==> flow/design.v <==
module CORDIC_Stage (
	input clk,
	input rst,
	input sign_in,
	input USE_SIN_in,
	input [7:0] ite,
	input [32:0] arctan_in_1,
	input [32:0] arctan_in_2,
	input [32:0] target_in,
	input [32:0] curr_angle_in,
	input [32:0] x_in,
	input [32:0] y_in,
	output sign_out,
	output USE_SIN_out,
	output [32:0] curr_angle_out,
	output [32:0] x_out,
	output [32:0] y_out,
	output [32:0] target_out
	);
	reg sign;
	reg [32:0] x[0:1];
	reg [32:0] y[0:1];
	reg [32:0] y_tmp[0:3];
	reg [32:0] x_tmp[0:3];
	reg [3:0] count[0:1];
	reg [32:0] current_angle[0:1];
	reg [32:0] atan[0:1];
	reg [32:0] target_q;
	reg USE_SIN_q;
	reg sign_q;
	reg [32:0] x_q;
	reg [32:0] y_q;
	reg [32:0] current_angle_q;
	always @(posedge clk) begin
			sign = sign_in;
			target_q <= target_in;
			USE_SIN_q <= USE_SIN_in;
			count[0] = ite[7:4];
			y_tmp[0] = sign ? y_in : ~y_in+1;
			y_tmp[1] = {y_tmp[0][32], y_tmp[0][31:0]>>count[0]};
			x_tmp[0] = sign ? x_in : ~x_in+1;
			x_tmp[1] = {x_tmp[0][32], x_tmp[0][31:0]>>count[0]};
			x[0] = x_in + y_tmp[1];
			y[0] = x_tmp[1] + y_in;
			atan[0] = sign ? arctan_in_1 : ~arctan_in_1+1;
			current_angle[0] = curr_angle_in + atan[0];
			if (current_angle[0] > target_in) begin
				sign = 1'b0;
			end
			else begin
				sign = 1'b1;
			end
			count[1] = ite[3:0];
			y_tmp[2] = sign ? y[0] : ~y[0]+1;
			y_tmp[3] = {y_tmp[2][32], y_tmp[2][31:0]>>count[1]};
			x_tmp[2] = sign ? x[0] : ~x[0]+1;
			x_tmp[3] = {x_tmp[2][32], x_tmp[2][31:0]>>count[1]};
			x[1] = x[0] + y_tmp[3];
			y[1] = x_tmp[3] + y[0];
			atan[1] = sign ? arctan_in_2 : ~arctan_in_2+1;
			current_angle[1] = current_angle[0] + atan[1];
			if (current_angle[1] > target_in) begin
				sign = 1'b0;
			end
			else begin
				sign = 1'b1;
			end
			sign_q <= sign;
			x_q <= x[1];
			y_q <= y[1];
			current_angle_q <= current_angle[1];
	end
	assign sign_out = sign_q;
	assign curr_angle_out = current_angle_q;
	assign x_out = x_q;
	assign y_out = y_q;
	assign USE_SIN_out = USE_SIN_q;
	assign target_out = target_q;
endmodule
module CORDIC_Top (
    input clk,
    input [31:0] target,
	 output [31:0] cos_x
);
	wire sign_intermediate[0:6];
	wire USE_SIN_intermediate[0:6];
	wire [32:0] angle_intermediate[0:6];
	wire [32:0] x_intermediate[0:6];
	wire [32:0] y_intermediate[0:6];
	wire [32:0] target_intermediate[0:6];
	wire [32:0] arctan[0:13];
	wire [7:0] ite[0:6];
	wire [32:0] x_init = 33'b01;
	wire [32:0] y_init = 33'b001;
	assign arctan[0]  = 33'b000011111010110110111011000000000;
	assign arctan[1]  = 33'b000001111111010101101110101010000;
	assign arctan[2]  = 33'b000000111111111010101011011110000;
	assign arctan[3]  = 33'b000000011111111111010101010111000;
	assign arctan[4]  = 33'b000000001111111111111010101010110;
	assign arctan[5]  = 33'b000000000111111111111111010101011;
	assign arctan[6]  = 33'b000000000011111111111111111010110;
	assign arctan[7]  = 33'b000000000001111111111111111111011;
	assign arctan[8]  = 33'b000000000000111111111111111111111;
	assign arctan[9]  = 33'b000000000000100000000000000000000;
	assign arctan[10] = 33'b000000000000010000000000000000000;
	assign arctan[11] = 33'b000000000000001000000000000000000;
	assign arctan[12] = 33'b000000000000000100000000000000000;
	assign arctan[13] = 33'b000000000000000010000000000000000;
	assign ite[0]  = 8'b00100011;
	assign ite[1]  = 8'b01000101;
	assign ite[2]  = 8'b01100111;
	assign ite[3]  = 8'b10001001;
	assign ite[4]  = 8'b10101011;
	assign ite[5]  = 8'b11001101;
	assign ite[6]  = 8'b11101111;
	reg init_sign;
	reg USE_SIN;
	wire [32:0] init_angle = 33'b000111011010110001100111000000000;
	reg [32:0] ext_target;
	reg [32:0] fin_target;
	always @* begin
		ext_target = { 1'b0 , target};
		USE_SIN = 0;
		if (ext_target > init_angle) begin
			if (ext_target > 33'b00111) begin
				fin_target = 33'b011001001000011111101101010100010 + (~ext_target + 1);
				init_sign = 1;
				USE_SIN = 1;
			end else begin
				init_sign = 1;
				fin_target = ext_target;
			end
		end
		else begin
			init_sign = 0;
			fin_target = ext_target;
		end
	end
	CORDIC_Stage stage1(
		 .clk(clk),
		 .sign_in(init_sign),
		 .USE_SIN_in(USE_SIN),
		 .ite(ite[0]),
		 .target_in(fin_target),
		 .arctan_in_1(arctan[0]),
		 .arctan_in_2(arctan[1]),
		 .curr_angle_in(init_angle),
		 .x_in(x_init),
		 .y_in(y_init),
		 .sign_out(sign_intermediate[0]),
		 .curr_angle_out(angle_intermediate[0]),
		 .x_out(x_intermediate[0]),
		 .y_out(y_intermediate[0]),
		 .target_out(target_intermediate[0]),
		 .USE_SIN_out(USE_SIN_intermediate[0])
	);
	CORDIC_Stage stage2(
		 .clk(clk),
		 .sign_in(sign_intermediate[0]),
		 .USE_SIN_in(USE_SIN_intermediate[0]),
		 .ite(ite[1]),
		 .target_in(target_intermediate[0]),
		 .arctan_in_1(arctan[2]),
		 .arctan_in_2(arctan[3]),
		 .curr_angle_in(angle_intermediate[0]),
		 .x_in(x_intermediate[0]),
		 .y_in(y_intermediate[0]),
		 .sign_out(sign_intermediate[1]),
		 .curr_angle_out(angle_intermediate[1]),
		 .x_out(x_intermediate[1]),
		 .y_out(y_intermediate[1]),
		 .target_out(target_intermediate[1]),
		 .USE_SIN_out(USE_SIN_intermediate[1])
	);
	CORDIC_Stage stage3(
		 .clk(clk),
		 .sign_in(sign_intermediate[1]),
		 .USE_SIN_in(USE_SIN_intermediate[1]),
		 .ite(ite[2]),
		 .target_in(target_intermediate[1]),
		 .arctan_in_1(arctan[4]),
		 .arctan_in_2(arctan[5]),
		 .curr_angle_in(angle_intermediate[1]),
		 .x_in(x_intermediate[1]),
		 .y_in(y_intermediate[1]),
		 .sign_out(sign_intermediate[2]),
		 .curr_angle_out(angle_intermediate[2]),
		 .x_out(x_intermediate[2]),
		 .y_out(y_intermediate[2]),
		 .target_out(target_intermediate[2]),
		 .USE_SIN_out(USE_SIN_intermediate[2])
	);
	CORDIC_Stage stage4(
		 .clk(clk),
		 .sign_in(sign_intermediate[2]),
		 .USE_SIN_in(USE_SIN_intermediate[2]),
		 .ite(ite[3]),
		 .target_in(target_intermediate[2]),
		 .arctan_in_1(arctan[6]),
		 .arctan_in_2(arctan[7]),
		 .curr_angle_in(angle_intermediate[2]),
		 .x_in(x_intermediate[2]),
		 .y_in(y_intermediate[2]),
		 .sign_out(sign_intermediate[3]),
		 .curr_angle_out(angle_intermediate[3]),
		 .x_out(x_intermediate[3]),
		 .y_out(y_intermediate[3]),
		 .target_out(target_intermediate[3]),
		 .USE_SIN_out(USE_SIN_intermediate[3])
	);
	CORDIC_Stage stage5(
		 .clk(clk),
		 .sign_in(sign_intermediate[3]),
		 .USE_SIN_in(USE_SIN_intermediate[3]),
		 .ite(ite[4]),
		 .target_in(target_intermediate[3]),
		 .arctan_in_1(arctan[8]),
		 .arctan_in_2(arctan[9]),
		 .curr_angle_in(angle_intermediate[3]),
		 .x_in(x_intermediate[3]),
		 .y_in(y_intermediate[3]),
		 .sign_out(sign_intermediate[4]),
		 .curr_angle_out(angle_intermediate[4]),
		 .x_out(x_intermediate[4]),
		 .y_out(y_intermediate[4]),
		 .target_out(target_intermediate[4]),
		 .USE_SIN_out(USE_SIN_intermediate[4])
	);
	CORDIC_Stage stage6(
		 .clk(clk),
		 .sign_in(sign_intermediate[4]),
		 .USE_SIN_in(USE_SIN_intermediate[4]),
		 .ite(ite[5]),
		 .target_in(target_intermediate[4]),
		 .arctan_in_1(arctan[10]),
		 .arctan_in_2(arctan[11]),
		 .curr_angle_in(angle_intermediate[4]),
		 .x_in(x_intermediate[4]),
		 .y_in(y_intermediate[4]),
		 .sign_out(sign_intermediate[5]),
		 .curr_angle_out(angle_intermediate[5]),
		 .x_out(x_intermediate[5]),
		 .y_out(y_intermediate[5]),
		 .target_out(target_intermediate[5]),
		 .USE_SIN_out(USE_SIN_intermediate[5])
	);
	CORDIC_Stage stage7(
		 .clk(clk),
		 .sign_in(sign_intermediate[5]),
		 .USE_SIN_in(USE_SIN_intermediate[5]),
		 .ite(ite[6]),
		 .target_in(target_intermediate[5]),
		 .arctan_in_1(arctan[12]),
		 .arctan_in_2(arctan[13]),
		 .curr_angle_in(angle_intermediate[5]),
		 .x_in(x_intermediate[5]),
		 .y_in(y_intermediate[5]),
		 .sign_out(sign_intermediate[6]),
		 .curr_angle_out(angle_intermediate[6]),
		 .x_out(x_intermediate[6]),
		 .y_out(y_intermediate[6]),
		 .target_out(target_intermediate[6]),
		 .USE_SIN_out(USE_SIN_intermediate[6])
	);
	wire [31:0] K = 32'b01101101111011001010110110001011;
	wire [31:0] done;
	assign done = USE_SIN_intermediate[6] ? y_intermediate[6][31:0] : x_intermediate[6][31:0];
	assign cos_x = done*K;
endmodule
### Tool chain data of CORDIC_Top

Tool output for the design above, in the order of the flow.
Lines are those of the file above, counted from 1.
Library cell names are shortened.
Not given: --

| inputs | value |
|---|---|
| design top | CORDIC_Top |
| clock port | clk |
| library | sky130hd |
| timing corner | tt_025C_1v80 |

### Word level

Yosys after proc, flatten, opt, wreduce and memory -nomap, before mapping. Enables and synchronous resets that opt folds into registers are not counted as muxes. Print and check cells are not counted. Equal cells are merged and count once.

| cells by class | value |
|---|---|
| $add $sub $neg | 42 |
| multiply operators | 1 |
| magnitude comparators | 15 |
| multiplexer cells | 36 |
| bitwise operators | 14 |

Operators by type and width:

| kind | number |
|---|---|
| multiplier 32 x 31 -> 32 bit with constant B | 1 |
| 2-to-1 mux 33 bit | 15 |
| 2-to-1 mux 32 bit | 14 |
| > comparator 33 bit | 13 |
| adder 32 x 1 -> 32 bit with constant B | 13 |
| inverter 32 bit | 13 |
| adder 33 bit | 12 |
| adder 30 x 33 -> 33 bit with constant A | 1 |
| adder 32 x 33 -> 33 bit with constant A | 1 |
| inverter 32 -> 33 bit | 1 |
| adder 33 x 1 -> 33 bit with constant B | 1 |
| adder 17 x 32 -> 32 bit | 1 |
| adder 22 x 32 -> 32 bit | 1 |
| adder 32 x 18 -> 32 bit | 1 |
| adder 32 x 19 -> 32 bit | 1 |
| adder 32 x 20 -> 32 bit | 1 |
| adder 32 x 21 -> 32 bit | 1 |
| adder 32 x 23 -> 32 bit | 1 |
| adder 32 x 24 -> 32 bit | 1 |
| adder 32 x 25 -> 32 bit | 1 |
| adder 32 x 26 -> 32 bit | 1 |
| adder 32 x 27 -> 32 bit | 1 |
| adder 32 x 28 -> 32 bit | 1 |
| adder 32 x 29 -> 32 bit | 1 |
| > comparator 32 x 3 -> 1 bit with constant B | 1 |
| > comparator 32 x 30 -> 1 bit with constant B | 1 |
| adder 1 x 30 -> 31 bit with constant A | 1 |
| 2-to-1 mux 1 bit | 7 |

| word-level totals | value |
|---|---|
| register bits after elaboration | 626 |
| input bits | 33 |
| output and inout bits | 32 |
| elaborated cells | 133 |

### Logic depth

Yosys ltp: most cells in a row. Word level: on the elaborated netlist, between registers, memories and ports. Mapped: between sequential cells and ports; inverters and the memories' decode and read muxes count.

| logic depth | value |
|---|---|
| depth after elaboration | 10 |
| ABC_AREA | 0 |
| gate-level depth with buffers | 56 |
| mapped depth without buffers | 52 |

### After synthesis

Source: synth_stat.txt of the flow (Yosys; design flattened, memories mapped). It holds for the ABC_AREA given above (unset counts as 0); a run with the other value may have another netlist.
The area totals of this step are shown rounded.

Cells by type:

| cell | number | area in all (um^2) |
|---|---|---|
| ha_1 | 1,046 | 1.31E+04 |
| dfxtp_1 | 572 | 1.15E+04 |
| xnor2_1 | 589 | 5.16E+03 |
| fa_1 | 214 | 4.28E+03 |
| inv_1 | 808 | 3.03E+03 |
| a21oi_1 | 516 | 2.58E+03 |
| xor2_1 | 271 | 2.37E+03 |
| nor2_1 | 513 | 1.93E+03 |
| a21o_1 | 224 | 1.68E+03 |
| o21ai_0 | 331 | 1.66E+03 |
| nand2_1 | 333 | 1.25E+03 |
| o21a_1 | 139 | 1.04E+03 |
| nor3_1 | 180 | 900.864 |
| nand2b_1 | 129 | 807.024 |
| nor2b_1 | 121 | 756.976 |
| nand4_1 | 110 | 688.16 |
| nand3_1 | 131 | 655.629 |
| o21bai_1 | 74 | 555.533 |

Not listed: further types 83, cells in them 931.

| synthesis totals | value |
|---|---|
| standard cells after synthesis | 7,232 |
| cell area after synthesis | 60,790 um^2 |
| sequential part of the area | 11,450 um^2 |
| mapped flip-flops | 572 |
| buffer cells | 92 |

By module: a second synthesis without flattening, with its own total; a netlist apart from the flattened one above.

| second synthesis, totals | value |
|---|---|
| cell total of the unflattened synthesis | 25,231 |
| area total of the unflattened synthesis | 187,400 um^2 |

Each row is one instance without its submodules.

By module:

| module | times used | cells | area (um^2) | sequential area (um^2) |
|---|---|---|---|---|
| CORDIC_Stage | 7 | 3,459 | 25,390 | 2,683 |
| CORDIC_Top | 1 | 1,018 | 9,714 | 0.0 |

### Worst setup path after synthesis

Path of least setup slack by OpenSTA after synthesis, without wires, with an ideal clock, recovery checks aside; 20% of the period is set as input and as output delay. Where synthesis merged equal registers, the netlist keeps one of their names.

| timing path after synthesis | value |
|---|---|
| path type | register -> register |
| from | register stage1.sign_q |
| to | register stage2.sign_q |
| period | 10,000 ps |
| library setup time | 74 ps |
| launch time at the first pin | 0 ps |
| data arrival time | 10,038 ps |
| required time | 9,926 ps |
| path slack | -112 ps |
| path delay | 10,112 ps |
| stages on the path | 55 |
| buffers on the path | 4 |
| synthesis period reached | 10,112 ps |

"path delay" is the arrival time less input delay plus setup time.
"stages on the path" counts driving pins, that of a launching flip-flop among them; a cell with two outputs on the path counts twice.
"synthesis period reached" is the clock period less the worst setup slack; recovery checks do not enter. This is arithmetic on one report: input and output delays are still those of the set period (20% each).
The rows between start and end are the longest chain of elaborated cells between them; the timing report does not say that the signal goes this way. Where chains are equally long, one stands for them.
A line is the first line of the expression or statement that the cell stems from. Yosys adds cells for indexed reads and writes and turns some case tables into memories.

| between the ends, after synthesis | value |
|---|---|
| cells stage by stage | dfxtp_1 -> clkbuf_1 -> clkbuf_1 -> clkinv_1 -> clkbuf_1 -> ha_1 -> fa_1 -> o21bai_1 -> a21oi_1 -> nor2b_1 -> o21ai_0 -> a21oi_1 -> o21a_1 -> o21ai_0 -> nand2b_1 -> a21oi_1 -> o21bai_1 -> a31oi_1 -> [... 19 more ...] -> a21oi_1 -> o21ai_0 -> o41ai_1 -> o2111ai_1 -> a31oi_1 -> nor2b_1 -> xnor2_1 -> ha_1 -> nor2b_1 -> o21ai_0 -> nand2b_1 -> a21oi_1 -> nor2b_1 -> o21ai_0 -> nand2b_1 -> a21oi_1 -> o31ai_1 -> o21ai_0 |
| length of the longest elaborated chain | 7 |
| elaborated cells between the ends (all ways) | 7 |
| source lines of those cells | 6 |
| those cells by class | 2 x add/sub; 2 x compare; 3 x mux |

RTL lines, path after synthesis:

| item | RTL line | text |
|---|---|---|
| start: declaration | 30 | `reg sign_q;` |
| start: assignment | 68 | `sign_q <= sign;` |
| 2-to-1 mux 33 bit | 45 | `atan[0] = sign ? arctan_in_1 : ~arctan_in_1+1;` |
| adder 33 bit | 46 | `current_angle[0] = curr_angle_in + atan[0];` |
| > comparator 33 bit | 47 |  |
| 2-to-1 mux 33 bit | 60 | `atan[1] = sign ? arctan_in_2 : ~arctan_in_2+1;` |
| adder 33 bit | 61 | `current_angle[1] = current_angle[0] + atan[1];` |
| > comparator 33 bit | 62 |  |
| 2-to-1 mux 1 bit | 62 |  |
| end: assignment | 68 |  |
| end: declaration | 30 |  |

### Worst path after layout

Path of least setup slack in the final report of run 2 (OpenROAD, finished layout, wires in). Where an end is a register, its clock arrival counts in the times.
The report prints the path's times to 10 ps; the period is as set.

| timing path post-layout | value |
|---|---|
| path type | register -> register |
| from | register stage3.sign_q |
| to | register stage4.sign_q |
| period | 12,600 ps |
| library setup time | 70 ps |
| launch time at the first pin | 670 ps |
| data arrival time | 12,120 ps |
| required time | 13,190 ps |
| path slack | 1,070 ps |
| stages on the path | 45 |
| buffers on the path | 0 |

The rows between start and end are the longest chain of elaborated cells between them; the timing report does not say that the signal goes this way. Where chains are equally long, one stands for them.

| between the ends, post-layout | value |
|---|---|
| cells stage by stage | dfxtp_1 -> inv_1 -> ha_1 -> o21ai_0 -> o21a_1 -> nor3_1 -> o21ai_0 -> a21oi_1 -> a2111oi_0 -> o31ai_1 -> nor2_1 -> xnor2_1 -> ha_1 -> a21o_1 -> a21o_1 -> a21o_1 -> a21oi_1 -> nor2b_1 -> [... 9 more ...] -> o2111ai_1 -> a311oi_1 -> o311ai_0 -> a21oi_1 -> nand2b_1 -> nand2_1 -> nor2b_1 -> nor3_1 -> nor2_1 -> a211o_1 -> o21ai_0 -> xnor2_1 -> ha_1 -> nand4_1 -> nor4b_2 -> nand3_1 -> o32a_1 -> o21ai_0 |
| length of the longest elaborated chain | 7 |
| elaborated cells between the ends (all ways) | 7 |
| source lines of those cells | 6 |
| those cells by class | 2 x add/sub; 2 x compare; 3 x mux |

RTL lines, path post-layout:

| item | RTL line | text |
|---|---|---|
| start: declaration | 30 | `reg sign_q;` |
| start: assignment | 68 | `sign_q <= sign;` |
| 2-to-1 mux 33 bit | 45 | `atan[0] = sign ? arctan_in_1 : ~arctan_in_1+1;` |
| adder 33 bit | 46 | `current_angle[0] = curr_angle_in + atan[0];` |
| > comparator 33 bit | 47 |  |
| 2-to-1 mux 33 bit | 60 | `atan[1] = sign ? arctan_in_2 : ~arctan_in_2+1;` |
| adder 33 bit | 61 | `current_angle[1] = current_angle[0] + atan[1];` |
| > comparator 33 bit | 62 |  |
| 2-to-1 mux 1 bit | 62 |  |
| end: assignment | 68 |  |
| end: declaration | 30 |  |

--- measured runs ---
Measured results for CORDIC_Top: 3 stored runs of the Yosys and OpenROAD flow on sky130hd. The settings differ; the order carries no meaning. The constraints put input and output delay at 20% of the set period each and load the outputs with 0.01 pF.
By "time of the worst setup path" is meant the share of the clock period that the worst setup path is allowed (20% is reserved at inputs, 20% at outputs), minus its slack. Clock arrival times at its registers enter into it.
"time of the worst setup path" is known to 10 ps.
Values from the reports are rounded here.
A setting shown as - is not set for that run.
Results: - = not shown.

| stored run | ABC_AREA | CAP_MARGIN | CORE_UTILIZATION | CTS_CLUSTER_DIAMETER | GPL_ROUTABILITY_DRIVEN | MIN_ROUTING_LAYER | PLACE_DENSITY_LB_ADDON | SETUP_SLACK_MARGIN | TNS_END_PERCENT | period_ns | CORE_MARGIN | SLEW_MARGIN | CTS_CLUSTER_SIZE | HOLD_SLACK_MARGIN | MAX_ROUTING_LAYER | CELL_PAD_IN_SITES_DETAIL_PLACEMENT | CELL_PAD_IN_SITES_GLOBAL_PLACEMENT | standard-cell area after layout (um^2) | area of the die (um^2) | final utilization (%) | worst slack on setup checks (ps) | total negative slack (ps) | mapped cell area after synthesis (um^2) | time of the worst setup path (ps) | type of the worst setup path |
|---|---|---|---|---|---|---|---|---|---|---|---|---|---|---|---|---|---|---|---|---|---|---|---|---|---|
| run 1 | 1 | 25 | 71 | 338 | 1 | met2 | 0.11 | 2.16 | 45 | 8.92 | 2 | 20 | - | - | - | - | - | - | - | - | - | - | - | - | - |
| run 2 | - | 5 | 37 | - | 1 | - | 0.24 | - | 5 | 12.6 | 7 | 5 | 53 | 0.25 | met4 | - | - | 66,290 | 175,800 | 40.7 | 1,073 | 0 | 60,790 | 11,530 | register -> register |
| run 3 | 0 | 5 | 62 | 149 | - | - | 0.18 | - | 65 | 7.68 | 2 | 0 | - | - | met4 | 2 | 1 | - | - | - | - | - | - | - | - |

Run 1: unfinished; error GRT-0116 in routing
Run 3: unfinished; tool error in placement
--- end ---
